==> flow/design.v <==
`timescale 1ns / 1ps
module spi_controller(
    input clk,
    input reset,
    output reg sensor_select,
    output reg write_start,
    output reg [7:0] write_data,
    output reg [2:0] write_count_bytes,
    input write_ready
    );
    parameter GYRO = 0;
    parameter ACCL = 1;
    parameter state_init = 0;
    parameter state_idle = 1;
    parameter state_gyro_x = 2;
    parameter state_idle_1 = 3;
    parameter state_gyro_y = 4;
    parameter state_idle_2 = 5;
    parameter state_accl_x = 6;
    parameter state_idle_3 = 7;
    parameter state_accl_y = 8;
    parameter state_idle_4 = 9;
    parameter state_accl_z = 10;
    parameter state_idle_5 = 11;
    reg [3:0] current_state;
    reg [3:0] next_state;
    always @ (posedge clk) begin
        if (reset)
            current_state <= state_init;
        else
            current_state <= next_state;
        end
    always @ (*) begin
        next_state = current_state;
        case (current_state)
            state_init: begin
                next_state = state_idle;
                end
            state_idle: begin
                if (write_ready)
                    next_state = state_gyro_x;
                end
            state_gyro_x: begin
                next_state = state_idle_1;
                end
            state_idle_1: begin
                if (write_ready)
                    next_state = state_gyro_y;
                end
            state_gyro_y: begin
                next_state = state_idle_2;
                end
            state_idle_2: begin
                if (write_ready)
                    next_state = state_accl_x;
                end
            state_accl_x: begin
                next_state = state_idle_3;
                end
            state_idle_3: begin
                if (write_ready)
                    next_state = state_accl_y;
                end
            state_accl_y: begin
                next_state = state_idle_4;
                end
            state_idle_4: begin
                if (write_ready)
                    next_state = state_accl_z;
                end
            state_accl_z: begin
                next_state = state_idle_5;
                end
            state_idle_5: begin
                if (write_ready)
                    next_state = state_gyro_x;
                end
            endcase
        end
    always @ (*) begin
        case (current_state)
            state_init: begin
                sensor_select = 1'b0;
                write_start = 1'b0;
                write_data = 8'd0;
                write_count_bytes = 3'b0;
                end
            state_idle: begin
                sensor_select = 1'b0;
                write_start = 1'b0;
                write_data = 8'd0;
                write_count_bytes = 3'b0;
                end
            state_gyro_x: begin
                sensor_select = GYRO;
                write_start = 1'b1;
                write_data = 8'h02;
                write_count_bytes = 3'd3;
                end
            state_idle_1: begin
                sensor_select = GYRO;
                write_start = 1'b0;
                write_data = 8'h02;
                write_count_bytes = 3'd3;
                end
            state_gyro_y: begin
                sensor_select = GYRO;
                write_start = 1'b1;
                write_data = 8'h04;
                write_count_bytes = 3'd3;
                end
            state_idle_2: begin
                sensor_select = GYRO;
                write_start = 1'b0;
                write_data = 8'h04;
                write_count_bytes = 3'd3;
                end
            state_accl_x: begin
                sensor_select = ACCL;
                write_start = 1'b1;
                write_data = 8'h12;
                write_count_bytes = 3'd4;
                end
            state_idle_3: begin
                sensor_select = ACCL;
                write_start = 1'b0;
                write_data = 8'h12;
                write_count_bytes = 3'd4;
                end
            state_accl_y: begin
                sensor_select = ACCL;
                write_start = 1'b1;
                write_data = 8'h14;
                write_count_bytes = 3'd4;
                end
            state_idle_4: begin
                sensor_select = ACCL;
                write_start = 1'b0;
                write_data = 8'h14;
                write_count_bytes = 3'd4;
                end
            state_accl_z: begin
                sensor_select = ACCL;
                write_start = 1'b1;
                write_data = 8'h16;
                write_count_bytes = 3'd4;
                end
            state_idle_5: begin
                sensor_select = ACCL;
                write_start = 1'b0;
                write_data = 8'h16;
                write_count_bytes = 3'd4;
                end
            default: begin
                sensor_select = 1'b0;
                write_start = 1'b0;
                write_data = 8'd0;
                write_count_bytes = 3'b0;
                end
            endcase
        end
endmodule
`timescale 1ns / 1ps
module spi_interface(
    input div_clk,
    input reset,
    input sensor_select,
    input write_start,
    input [7:0] write_data,
    input [2:0] write_count_bytes,
    output reg write_ready,
    output wire read_ready,
    output wire [7:0] read_data,
    output wire SCLK,
    output wire MOSI,
    input  wire MISO_G,
    output wire SS_G,
    input  wire MISO_A,
    output wire SS_A
    );
    parameter GYRO = 0;
    parameter ACCL = 1;
    parameter state_init = 0;
    parameter state_idle = 1;
    parameter state_write_init = 2;
    parameter state_write_set_ss = 3;
    parameter state_write_hi = 4;
    parameter state_write_lo = 5;
    parameter state_write_done = 6;
    reg [3:0] current_state;
    reg [3:0] next_state;
    reg [7:0] shift_reg_tx;
    reg tx_reset;
    reg tx_parallel_load_enable;
    reg tx_shift_right_enable;
    reg [7:0] shift_reg_rx;
    reg rx_reset;
    reg rx_shift_left_enable;
    reg slave_select_gyro;
    reg slave_select_accl;
    reg shared_clk;
    reg [3:0] count;
    reg [2:0] count_bytes;
    reg count_reset;
    reg count_load;
    reg count_enable;
    reg count_done;
    reg count_bytes_done;
    always @ (posedge div_clk) begin
        if (reset)
            current_state <= state_init;
        else
            current_state <= next_state;
        end
    always @ (*) begin
        next_state = current_state;
        case (current_state)
            state_init: begin
                next_state = state_idle;
                end
            state_idle: begin
                if (write_start)
                    next_state = state_write_init;
                end
            state_write_init: begin
                next_state = state_write_set_ss;
                end
            state_write_set_ss: begin
                next_state = state_write_hi;
                end
            state_write_hi: begin
                if (count_bytes_done)
                    next_state = state_write_done;
                else
                    next_state = state_write_lo;
                end
            state_write_lo: begin
                next_state = state_write_hi;
                end
            state_write_done: begin
                next_state = state_idle;
                end
            default: begin
                next_state = state_init;
                end
            endcase
        end
    always @ (posedge div_clk) begin
        if (tx_reset)
            shift_reg_tx <= 8'd0;
        else if (tx_parallel_load_enable)
            shift_reg_tx <= write_data;
        else if (tx_shift_right_enable)
            shift_reg_tx <= {shift_reg_tx[6:0], 1'b0};
        if (rx_reset)
            shift_reg_rx <= 8'd0;
        else if (rx_shift_left_enable && (sensor_select == GYRO))
            shift_reg_rx <= {shift_reg_rx[6:0], MISO_G};
        else if (rx_shift_left_enable && (sensor_select == ACCL))
            shift_reg_rx <= {shift_reg_rx[6:0], MISO_A};
        if (count_reset) begin
            count <= 4'd0;
            count_bytes <= 3'd0;
            count_done <= 1'b0;
            count_bytes_done <= 1'b0;
            end
        else if (count_load) begin
            count <= 4'd15;
            count_bytes <= write_count_bytes;
            end
        else if (count_enable) begin
            count <= count - 1;
            count_done <= 1'b0;
            if (count == 4'd1 && (write_count_bytes != count_bytes))
                count_done <= 1'b1;
            if (count == 4'd0) begin
                count_bytes <= count_bytes - 1;
                end
            if (count_bytes == 3'd1 && count == 4'd2)
                count_bytes_done <= 1'b1;
            end
        end
    always @ (*) begin
            write_ready = 1'b0;
            tx_reset = 1'b0;
            tx_parallel_load_enable = 1'b0;
            tx_shift_right_enable = 1'b0;
            rx_reset = 1'b0;
            rx_shift_left_enable = 1'b0;
            slave_select_gyro = 1'b1;
            slave_select_accl = 1'b1;
            shared_clk = 1'b0;
            count_reset = 1'b0;
            count_load = 1'b0;
            count_enable = 1'b0;
            case (current_state)
                state_init: begin
                    tx_reset = 1'b1;
                    rx_reset = 1'b1;
                    count_reset = 1'b1;
                    end
                state_idle: begin
                    write_ready = 1'b1;
                    count_reset = 1'b1;
                    end
                state_write_init: begin
                    count_load = 1'b1;
                    tx_parallel_load_enable = 1'b1;
                    end
                state_write_set_ss: begin
                    rx_shift_left_enable = 1'b1;
                    if (sensor_select == GYRO)
                        slave_select_gyro = 1'b0;
                    else
                        slave_select_accl = 1'b0;
                    end
                state_write_hi: begin
                    shared_clk = 1'b1;
                    tx_shift_right_enable = 1'b1;
                    count_enable = 1'b1;
                    if (sensor_select == GYRO)
                        slave_select_gyro = 1'b0;
                    else
                        slave_select_accl = 1'b0;
                    end
                state_write_lo: begin
                    shared_clk = 1'b0;
                    rx_shift_left_enable = 1'b1;
                    count_enable = 1'b1;
                    if (sensor_select == GYRO)
                        slave_select_gyro = 1'b0;
                    else
                        slave_select_accl = 1'b0;
                    end
                state_write_done: begin
                    shared_clk = 1'b0;
                    count_enable = 1'b1;
                    if (sensor_select == GYRO)
                        slave_select_gyro = 1'b0;
                    else
                        slave_select_accl = 1'b0;
                    end
                endcase
            end
        assign MOSI = shift_reg_tx[7];
        assign SS_G = slave_select_gyro;
        assign SS_A = slave_select_accl;
        assign SCLK = shared_clk;
        assign read_ready = count_done;
        assign read_data = shift_reg_rx;
endmodule
`timescale 1ns / 1ps
module spi_master(
    input clk,
    input reset,
    output wire read_ready,
    output wire [7:0] read_data,
    output wire SCLK,
    output wire MOSI,
    input  wire MISO_G,
    output wire SS_G,
    input  wire MISO_A,
    output wire SS_A
    );
    wire sensor_select;
    wire write_start;
    wire [7:0] write_data;
    wire [2:0] write_count_bytes;
    wire write_ready;
    spi_controller controller(.clk(clk),
                              .reset(reset),
                              .sensor_select(sensor_select),
                              .write_start(write_start),
                              .write_data(write_data),
                              .write_count_bytes(write_count_bytes),
                              .write_ready(write_ready));
    spi_interface spi_if(.div_clk(clk),
                            .reset(reset),
                            .sensor_select(sensor_select),
                            .write_start(write_start),
                            .write_data(write_data),
                            .write_count_bytes(write_count_bytes),
                            .write_ready(write_ready),
                            .read_ready(read_ready),
                            .read_data(read_data),
                            .SCLK(SCLK),
                            .MOSI(MOSI),
                            .MISO_G(MISO_G),
                            .SS_G(SS_G),
                            .MISO_A(MISO_A),
                            .SS_A(SS_A));
endmodule
`timescale 1ns / 1ps
module spi_axis_bridge(
    input clk,
    input reset,
    input read_ready,
    input [7:0] read_data,
    input TREADY,
    output reg TVALID,
    output [103:0] TDATA
    );
    reg [103:0] register_buffer;
    reg [3:0] internal_counter;
    always @ (posedge clk) begin
        if (reset)
            register_buffer <= 104'd0;
        else if (read_ready)
            register_buffer <= {register_buffer[95:0], read_data};
        end
    always @ (posedge clk) begin
        if (reset)
            internal_counter <= 4'd0;
        else if (internal_counter == 4'd13)
            internal_counter <= 4'd0;
        else if (read_ready)
            internal_counter <= internal_counter + 1'b1;
        end
    always @ (posedge clk) begin
        if (reset)
            TVALID <= 1'b0;
        else if (internal_counter == 4'd13)
            TVALID <= 1'b1;
        else if (TVALID && TREADY)
            TVALID <= 1'b0;
        end
    assign TDATA = register_buffer;
endmodule
`timescale 1 ns / 1 ns
module preprocessor
          (clk,
           reset,
           RAW_GYRO_X,
           RAW_GYRO_Y,
           RAW_ACCL_X,
           RAW_ACCL_Y,
           RAW_ACCL_Z,
           GYRO_X,
           GYRO_Y,
           ACCL_X,
           ACCL_Y,
           ACCL_Z,
           TVALID,
           TREADY);
  input   clk;
  input   reset;
  input   signed [15:0] RAW_GYRO_X;   
  input   signed [15:0] RAW_GYRO_Y;   
  input   signed [15:0] RAW_ACCL_X;   
  input   signed [15:0] RAW_ACCL_Y;   
  input   signed [15:0] RAW_ACCL_Z;   
  output  signed [15:0] GYRO_X;   
  output  signed [15:0] GYRO_Y;   
  output  signed [15:0] ACCL_X;   
  output  signed [15:0] ACCL_Y;   
  output  signed [15:0] ACCL_Z;   
  input TVALID;
  output TREADY;
  assign TREADY = 1'b1;
  wire signed [30:0] Data_Type_Conversion6_out1;   
  wire signed [61:0] Gain8_mul_temp;   
  wire signed [16:0] Gain8_out1;   
  wire signed [33:0] Gain12_mul_temp;   
  wire signed [15:0] Gain12_out1;   
  reg signed [15:0] Unit_Delay_out1;   
  wire signed [30:0] Data_Type_Conversion1_out1;   
  wire signed [61:0] Gain2_mul_temp;   
  wire signed [16:0] Gain2_out1;   
  wire signed [33:0] Gain1_mul_temp;   
  wire signed [15:0] Gain1_out1;   
  reg signed [15:0] Unit_Delay1_out1;   
  wire signed [30:0] Data_Type_Conversion_out1;   
  wire signed [61:0] Gain3_mul_temp;   
  wire signed [16:0] Gain3_out1;   
  wire signed [33:0] Gain4_mul_temp;   
  wire signed [15:0] Gain4_out1;   
  reg signed [15:0] Unit_Delay2_out1;   
  wire signed [30:0] Data_Type_Conversion2_out1;   
  wire signed [61:0] Gain5_mul_temp;   
  wire signed [16:0] Gain5_out1;   
  wire signed [33:0] Gain6_mul_temp;   
  wire signed [15:0] Gain6_out1;   
  reg signed [15:0] Unit_Delay3_out1;   
  wire signed [30:0] Data_Type_Conversion3_out1;   
  wire signed [61:0] Gain7_mul_temp;   
  wire signed [16:0] Gain7_out1;   
  wire signed [33:0] Gain9_mul_temp;   
  wire signed [15:0] Gain9_out1;   
  reg signed [15:0] Unit_Delay4_out1;   
  assign Data_Type_Conversion6_out1 = {RAW_GYRO_X, 15'b000000000000000};
  assign Gain8_mul_temp = 31'sb0100000000000000100000000000001 * Data_Type_Conversion6_out1;
  assign Gain8_out1 = Gain8_mul_temp[60:44] + $signed({1'b0, Gain8_mul_temp[43] & (( ~ Gain8_mul_temp[61]) | (|Gain8_mul_temp[42:0]))});
  assign Gain12_mul_temp = 17'sb01111101000000000 * Gain8_out1;
  assign Gain12_out1 = Gain12_mul_temp[31:16] + $signed({1'b0, Gain12_mul_temp[15] & (( ~ Gain12_mul_temp[33]) | (|Gain12_mul_temp[14:0]))});
  always @(posedge clk)
    begin : Unit_Delay_process
      if (reset == 1'b1) begin
        Unit_Delay_out1 <= 16'sb0000000000000000;
      end
      else if (TREADY && TVALID) begin
        Unit_Delay_out1 <= Gain12_out1;
      end
    end
  assign GYRO_X = Unit_Delay_out1;
  assign Data_Type_Conversion1_out1 = {RAW_GYRO_Y, 15'b000000000000000};
  assign Gain2_mul_temp = 31'sb0100000000000000100000000000001 * Data_Type_Conversion1_out1;
  assign Gain2_out1 = Gain2_mul_temp[60:44] + $signed({1'b0, Gain2_mul_temp[43] & (( ~ Gain2_mul_temp[61]) | (|Gain2_mul_temp[42:0]))});
  assign Gain1_mul_temp = 17'sb01111101000000000 * Gain2_out1;
  assign Gain1_out1 = Gain1_mul_temp[31:16] + $signed({1'b0, Gain1_mul_temp[15] & (( ~ Gain1_mul_temp[33]) | (|Gain1_mul_temp[14:0]))});
  always @(posedge clk)
    begin : Unit_Delay1_process
      if (reset == 1'b1) begin
        Unit_Delay1_out1 <= 16'sb0000000000000000;
      end
      else if (TREADY && TVALID) begin
        Unit_Delay1_out1 <= Gain1_out1;
      end
    end
  assign GYRO_Y = Unit_Delay1_out1;
  assign Data_Type_Conversion_out1 = {RAW_ACCL_X, 15'b000000000000000};
  assign Gain3_mul_temp = 31'sb0100000000000000100000000000001 * Data_Type_Conversion_out1;
  assign Gain3_out1 = Gain3_mul_temp[60:44] + $signed({1'b0, Gain3_mul_temp[43] & (( ~ Gain3_mul_temp[61]) | (|Gain3_mul_temp[42:0]))});
  assign Gain4_mul_temp = 17'sb01011101110000000 * Gain3_out1;
  assign Gain4_out1 = Gain4_mul_temp[31:16] + $signed({1'b0, Gain4_mul_temp[15] & (( ~ Gain4_mul_temp[33]) | (|Gain4_mul_temp[14:0]))});
  always @(posedge clk)
    begin : Unit_Delay2_process
      if (reset == 1'b1) begin
        Unit_Delay2_out1 <= 16'sb0000000000000000;
      end
      else if (TREADY && TVALID) begin
        Unit_Delay2_out1 <= Gain4_out1;
      end
    end
  assign ACCL_X = Unit_Delay2_out1;
  assign Data_Type_Conversion2_out1 = {RAW_ACCL_Y, 15'b000000000000000};
  assign Gain5_mul_temp = 31'sb0100000000000000100000000000001 * Data_Type_Conversion2_out1;
  assign Gain5_out1 = Gain5_mul_temp[60:44] + $signed({1'b0, Gain5_mul_temp[43] & (( ~ Gain5_mul_temp[61]) | (|Gain5_mul_temp[42:0]))});
  assign Gain6_mul_temp = 17'sb01011101110000000 * Gain5_out1;
  assign Gain6_out1 = Gain6_mul_temp[31:16] + $signed({1'b0, Gain6_mul_temp[15] & (( ~ Gain6_mul_temp[33]) | (|Gain6_mul_temp[14:0]))});
  always @(posedge clk)
    begin : Unit_Delay3_process
      if (reset == 1'b1) begin
        Unit_Delay3_out1 <= 16'sb0000000000000000;
      end
      else if (TREADY && TVALID) begin
        Unit_Delay3_out1 <= Gain6_out1;
      end
    end
  assign ACCL_Y = Unit_Delay3_out1;
  assign Data_Type_Conversion3_out1 = {RAW_ACCL_Z, 15'b000000000000000};
  assign Gain7_mul_temp = 31'sb0100000000000000100000000000001 * Data_Type_Conversion3_out1;
  assign Gain7_out1 = Gain7_mul_temp[60:44] + $signed({1'b0, Gain7_mul_temp[43] & (( ~ Gain7_mul_temp[61]) | (|Gain7_mul_temp[42:0]))});
  assign Gain9_mul_temp = 17'sb01011101110000000 * Gain7_out1;
  assign Gain9_out1 = Gain9_mul_temp[31:16] + $signed({1'b0, Gain9_mul_temp[15] & (( ~ Gain9_mul_temp[33]) | (|Gain9_mul_temp[14:0]))});
  always @(posedge clk)
    begin : Unit_Delay4_process
      if (reset == 1'b1) begin
        Unit_Delay4_out1 <= 16'sb0000000000000000;
      end
      else if (TREADY && TVALID) begin
        Unit_Delay4_out1 <= Gain9_out1;
      end
    end
  assign ACCL_Z = Unit_Delay4_out1;
endmodule
`timescale 1ns / 1ps
module attitude_estimation(
    input clk,
    input reset,
    output SCLK,
    output MOSI,
    input  MISO_G,
    output SS_G,
    input  MISO_A,
    output SS_A,
    output [15:0] gyro_x,
    output [15:0] gyro_y,
    output [15:0] accl_x,
    output [15:0] accl_y,
    output [15:0] accl_z
    );
    wire read_ready;
    wire [7:0] read_data;
    wire TREADY;
    wire TVALID;
    wire [103:0] TDATA;
    spi_master master (.clk(clk),
                       .reset(reset),
                       .read_ready(read_ready),
                       .read_data(read_data),
                       .SCLK(SCLK),
                       .MOSI(MOSI),
                       .MISO_G(MISO_G),
                       .SS_G(SS_G),
                       .MISO_A(MISO_A),
                       .SS_A(SS_A));
    spi_axis_bridge bridge (.clk(clk),
                            .reset(reset),
                            .read_ready(read_ready),
                            .read_data(read_data),
                            .TREADY(TREADY),
                            .TVALID(TVALID),
                            .TDATA(TDATA));
    preprocessor preprocessor (.clk(clk),
                               .reset(reset),
                               .RAW_GYRO_X({TDATA[95:88], TDATA[103:96]}),
                               .RAW_GYRO_Y({TDATA[79:72], TDATA[87:80]}),
                               .RAW_ACCL_X({TDATA[55:48], TDATA[63:56]}),
                               .RAW_ACCL_Y({TDATA[31:24], TDATA[39:32]}),
                               .RAW_ACCL_Z({TDATA[7:0], TDATA[15:8]}),
                               .GYRO_X(gyro_x),
                               .GYRO_Y(gyro_y),
                               .ACCL_X(accl_x),
                               .ACCL_Y(accl_y),
                               .ACCL_Z(accl_z),
                               .TREADY(TREADY),
                               .TVALID(TVALID));
endmodule
From RTL to reports: attitude_estimation
What the tools print for attitude_estimation, step after step.
Line numbers count from 1 in the design file above.
Operators carry their Yosys type and port widths (W data, S select, Z words).
Cell names lack the library's common part.
Not given: n/a

design
  top module = attitude_estimation
  clock = clk
  library = sky130hd
  timing corner = tt_025C_1v80

After elaboration
Counts by Yosys on the flattened word-level netlist (proc, flatten, opt, wreduce; memories kept). Print and check cells are left out. Cells with the same type and inputs are merged into one.
Memory sizes are those after Yosys's memory passes, which may raise the word count (mostly to a power of two), join words into wider ones and drop unused or constant bits.

bit counts
  output and inout port bits = 84
  input port bits = 4
  word width x clocked read ports = 8
  bits in registers = 222
  memory cells = 1
  memory bits (read-only) = 128

memory list
  memory           depth  bits a word  read ports  write ports  line  RTL
  (no name shown)  16     8            1           0            81    case (current_state)

operators by class
  multiplexer cells = 33
  reduce/logical cells = 33
  multipliers = 10
  bitwise logic cells = 32
  eq/ne operators = 28
  add/sub/neg operators = 13

operators by type and width
  kind                      number
  $mul A31 B16 Y47 const A  5
  $mul A10 B17 Y27 const A  3
  $mul A8 B17 Y25 const A   2
  $reduce_or A28 Y1         5
  $add A17 B1 Y17           5
  $add A16 B1 Y16           5
  $pmux W4 S11              1
  $mux W4                   10
  $mux W8                   4
  $eq A4 B3 Y1 const B      7
  $reduce_or A8 Y1          3
  $eq A4 B2 Y1 const B      5
  $eq A4 B4 Y1 const B      5
  $pmux W4 S5               1
  $mux W1                   13
  $not A1 Y1                12
  $eq A4 B1 Y1 const B      3
  $logic_not A4 Y1          3
  $reduce_or A6 Y1          2
  $reduce_bool A11 Y1       1
  $and A1 B1 Y1             10
  $or A1 B1 Y1              10
  $reduce_or A2 Y1          5
  $mux W3                   3
  $ne A2 B2 Y1 const B      4
  $reduce_bool A2 Y1        4
  $reduce_and A6 Y1         1
  $logic_and A1 B1 Y1       4

Not listed: further kinds 11, cells in them 13.

Depth
Longest topological path by Yosys (ltp), each cell counted once; first at word level (registers and memories cut), then after technology mapping (sequential cells cut; the memories' decode and read muxes count).

logic depth
  depth after elaboration = 10
  ABC_AREA = 0
  gate-level depth with buffers = 62

Synthesis result
Source: synth_stat.txt of the flow (Yosys; design flattened, memories mapped). It holds for the ABC_AREA given above (unset counts as 0); a run with the other value may have another netlist.
The area totals of this step are shown rounded.

cell types
  cell type  number  area in all (um^2)
  ha_1       740     9258.88
  fa_1       380     7.61E+03
  dfxtp_1    229     4.58E+03
  inv_1      744     2.79E+03
  xnor2_1    238     2.08E+03
  xor2_1     162     1.42E+03
  nor2_1     363     1.36E+03
  mux2i_1    135     1.35E+03
  a21oi_1    203     1.02E+03
  nand2_1    210     788.256
  a211oi_1   87      653.126
  a21o_1     87      653.126
  o21ai_0    107     535.514
  nand3_1    93      465.446
  nor3_1     87      435.418
  clkbuf_1   106     397.882
  a31oi_1    48      300.288
  nand4_1    48      300.288

Other cell types: 72; their cells: 561.

synthesis totals
  mapped cells = 4628
  buffer cells = 134
  synthesis area = 0.04024 mm^2
  flip-flop cells = 229

By module: a second synthesis without flattening, with its own total; a netlist apart from the flattened one above.

second synthesis, totals
  cell total of the unflattened synthesis = 4824
  area (unflattened synthesis) = 0.04194 mm^2

Rows give one instance, submodules left out.

modules
  module           cells  seq. area (mm^2)  area (mm^2)  times used
  preprocessor     4246   0.001602          0.03612      1
  spi_axis_bridge  358    0.002182          0.003881     1
  spi_interface    161    0.0006406         0.001409     1
  spi_controller   59     0.0001802         0.0005343    1
  (no name shown)  0      0                 0            1
  spi_master       0      0                 0            1

Path before layout
Path of least setup slack by OpenSTA after synthesis, without wires, with an ideal clock, recovery checks aside; 20% of the period is set as input and as output delay. Where synthesis merged equal registers, the netlist keeps one of their names.

timing after synthesis
  path kind = flip-flop to flip-flop
  from = register bridge.register_buffer[31]
  to = register preprocessor.Unit_Delay3_out1[10]
  data arrival time = 12.411 ns
  launch time at the first pin = 0.000 ns
  delay of the path = 12.502 ns
  period = 16.0 ns
  slack = 3.498 ns
  path buffers = 2
  data required time = 15.909 ns
  driving pins on the path = 55
  library setup time = 0.091 ns
  period reached after synthesis = 12.502 ns

"delay of the path" is the arrival time less input delay plus setup time.
"driving pins on the path": output pins that drive a net of the path, with the launching flip-flop's if there is one; two outputs of one cell count as two.
"period reached after synthesis" is the clock period less the worst setup slack; recovery checks do not enter. This is arithmetic on one report: input and output delays are still those of the set period (20% each).
The rows between start and end are the longest chain of elaborated cells between them; the timing report does not say that the signal goes this way. Where chains are equally long, one stands for them.
Each line given opens the expression or statement behind the cell; cells for indexed reads and writes are added by Yosys, which also makes memories of some case tables.

on the way, after synthesis
  cells stage by stage = dfxtp_1 > ha_1 > fa_1 > ha_1 > fa_1 > ha_1 > ha_1 > clkbuf_1 > nand3_1 > a311oi_1 > o21ai_0 > a21oi_1 > nor2_1 > o21ai_0 > nand2_1 > a21oi_1 > xnor2_1 > a211oi_1 > [... 19 more ...] > ha_1 > clkbuf_1 > a41oi_1 > o21ai_0 > a21oi_1 > o31ai_1 > a31oi_1 > o21ai_0 > a21o_1 > a21oi_1 > o21ai_0 > xor2_1 > a21oi_1 > ha_1 > ha_1 > nand4_1 > or3_1 > a311oi_1
  cells in the longest elaborated chain = 10
  elaborated cells on any way between the ends = 12

RTL lines, path after synthesis
  item              line  RTL
  from (decl)       403   reg [103:0] register_buffer;
  from (assign)     407   register_buffer <= 104'd0;
  from (assign)     409   register_buffer <= {register_buffer[95:0], read_data};
  $mul A31 B16 Y47  536   assign Gain5_mul_temp = 31'sb0100000000000000100000000000001 * Data_Type_Conversion2_out1;
  $not A1 Y1        537   assign Gain5_out1 = Gain5_mul_temp[60:44] + $signed({1'b0, Gain5_mul_temp[43] & (( ~ Gain5_mul_temp[61]) | (|G ...
  $or A1 B1 Y1      537
  $and A1 B1 Y1     537
  $add A17 B1 Y17   537
  $mul A10 B17 Y27  538   assign Gain6_mul_temp = 17'sb01011101110000000 * Gain5_out1;
  $not A1 Y1        539   assign Gain6_out1 = Gain6_mul_temp[31:16] + $signed({1'b0, Gain6_mul_temp[15] & (( ~ Gain6_mul_temp[33]) | (|G ...
  $or A1 B1 Y1      539
  $and A1 B1 Y1     539
  $add A16 B1 Y16   539
  to (assign)       543   Unit_Delay3_out1 <= 16'sb0000000000000000;
  to (assign)       546   Unit_Delay3_out1 <= Gain6_out1;
  to (decl)         483   reg signed [15:0] Unit_Delay3_out1;

Path in the finished layout
Path of least setup slack in the final report of run 2 (OpenROAD, finished layout, wires in). Where an end is a register, its clock arrival counts in the times.

timing after layout
  path kind = flip-flop to flip-flop
  from = register bridge.register_buffer[31]
  to = register preprocessor.Unit_Delay3_out1[10]
  data arrival time = 11.92 ns
  driving pins on the path = 56
  data required time = 14.70 ns
  period = 14.2 ns
  slack = 2.78 ns
  library setup time = 0.09 ns
  path buffers = 5
  launch time at the first pin = 0.59 ns

The rows between start and end are the longest chain of elaborated cells between them; the timing report does not say that the signal goes this way. Where chains are equally long, one stands for them.

on the way, after layout
  cells stage by stage = dfxtp_4 > buf_8 > ha_4 > fa_1 > ha_4 > fa_2 > ha_4 > ha_4 > nand3_4 > a311oi_4 > o21ai_2 > a21oi_2 > nor2_1 > o21ai_1 > nand2_1 > a21oi_2 > xnor2_2 > a211oi_2 > [... 20 more ...] > ha_4 > a21o_1 > a21o_1 > a21oi_2 > inv_2 > a31oi_4 > o21ai_2 > a21o_1 > a21oi_2 > o21ai_1 > xor2_1 > a21oi_1 > ha_2 > buf_12 > ha_4 > nand4_1 > or3_1 > a311oi_1
  cells in the longest elaborated chain = 10
  elaborated cells on any way between the ends = 12

RTL lines, path after layout
  item              line  RTL
  from (decl)       403   reg [103:0] register_buffer;
  from (assign)     407   register_buffer <= 104'd0;
  from (assign)     409   register_buffer <= {register_buffer[95:0], read_data};
  $mul A31 B16 Y47  536   assign Gain5_mul_temp = 31'sb0100000000000000100000000000001 * Data_Type_Conversion2_out1;
  $not A1 Y1        537   assign Gain5_out1 = Gain5_mul_temp[60:44] + $signed({1'b0, Gain5_mul_temp[43] & (( ~ Gain5_mul_temp[61]) | (|G ...
  $or A1 B1 Y1      537
  $and A1 B1 Y1     537
  $add A17 B1 Y17   537
  $mul A10 B17 Y27  538   assign Gain6_mul_temp = 17'sb01011101110000000 * Gain5_out1;
  $not A1 Y1        539   assign Gain6_out1 = Gain6_mul_temp[31:16] + $signed({1'b0, Gain6_mul_temp[15] & (( ~ Gain6_mul_temp[33]) | (|G ...
  $or A1 B1 Y1      539
  $and A1 B1 Y1     539
  $add A16 B1 Y16   539
  to (assign)       543   Unit_Delay3_out1 <= 16'sb0000000000000000;
  to (assign)       546   Unit_Delay3_out1 <= Gain6_out1;
  to (decl)         483   reg signed [15:0] Unit_Delay3_out1;

Subject: attitude_estimation on sky130hd, stored results

Hello all,

Flow measurements of attitude_estimation on sky130hd: 2 stored runs with different settings, listed in no order. Input and output delays are each 20% of the period that was set; the output load is 0.01 pF.
"achieved clock period" means the clock period less the worst setup slack. The figure is calculated, with input and output delays left at 20% of the set period.
"worst setup path time" = time allowed to the worst setup path (clock period - input delay - output delay, where it has them) - its slack; a late launch clock adds to it, a late capture clock takes from it.
"power" is the tool's figure for a default switching activity; nothing was simulated.
Measured values are rounded.

Run 1
==> flow/run.sh <==
#!/bin/bash
# the make line also repeats the synthesis and layout settings of config.mk as NAME=value (left out here)
make -C /OpenROAD-flow-scripts/flow DESIGN_CONFIG=/design/flow/config.mk WORK_HOME=/design/flow/orfs CLKGATE_MAP_FILE= finish
==> flow/config.mk <==
export PLATFORM = sky130hd
export DESIGN_NAME = attitude_estimation
export DESIGN_NICKNAME = attitude_estimation
export VERILOG_FILES = /design/flow/design.v
export SDC_FILE = /design/flow/constraint.sdc
export NUM_CORES = 4
export LEC_CHECK = 0
export CAP_MARGIN = 20
export CELL_PAD_IN_SITES_GLOBAL_PLACEMENT = 2
export CORE_ASPECT_RATIO = 1.21
export CORE_MARGIN = 2
export CORE_UTILIZATION = 65
export CTS_CLUSTER_DIAMETER = 215
export CTS_CLUSTER_SIZE = 31
export GPL_ROUTABILITY_DRIVEN = 0
export GPL_TIMING_DRIVEN = 1
export HOLD_SLACK_MARGIN = 0.22
export MIN_ROUTING_LAYER = met2
export PLACE_DENSITY_LB_ADDON = 0.0
export SETUP_SLACK_MARGIN = 2.77
export SLEW_MARGIN = 20
==> flow/constraint.sdc <==
create_clock -name core_clock -period 16.0 [get_ports {clk}]
set_input_delay 3.2000 -clock core_clock [delete_from_list [all_inputs] [get_ports {clk}]]
set_output_delay 3.2000 -clock core_clock [all_outputs]
set_load 0.01 [all_outputs]

==> results of run 1 <==
did not finish, placement stopped with FLW-0024

Run 2
==> flow/run.sh <==
#!/bin/bash
# the make line also repeats the synthesis and layout settings of config.mk as NAME=value (left out here)
make -C /OpenROAD-flow-scripts/flow DESIGN_CONFIG=/design/flow/config.mk WORK_HOME=/design/flow/orfs CLKGATE_MAP_FILE= finish
==> flow/config.mk <==
export PLATFORM = sky130hd
export DESIGN_NAME = attitude_estimation
export DESIGN_NICKNAME = attitude_estimation
export VERILOG_FILES = /design/flow/design.v
export SDC_FILE = /design/flow/constraint.sdc
export NUM_CORES = 4
export LEC_CHECK = 0
export CAP_MARGIN = 10
export CORE_MARGIN = 2
export CORE_UTILIZATION = 53
export CTS_CLUSTER_SIZE = 35
export GPL_ROUTABILITY_DRIVEN = 1
export MIN_ROUTING_LAYER = met1
export SETUP_SLACK_MARGIN = 3.73
export SLEW_MARGIN = 40
==> flow/constraint.sdc <==
create_clock -name core_clock -period 14.2 [get_ports {clk}]
set_input_delay 2.8400 -clock core_clock [delete_from_list [all_inputs] [get_ports {clk}]]
set_output_delay 2.8400 -clock core_clock [all_outputs]
set_load 0.01 [all_outputs]

==> results of run 2 <==
chip area after synthesis (Yosys): 0.04024 mm^2
die area: 0.07815 mm^2
standard-cell area of the final layout: 0.04997 mm^2
utilization: 66.1%
worst setup slack after layout: 2.778 ns
total negative slack: 0.000 ns
worst hold slack: 0.451 ns
power: 1385 uW
achieved clock period: 11.422 ns
worst setup path time: 11.42 ns
worst setup path kind: flip-flop to flip-flop

Thanks
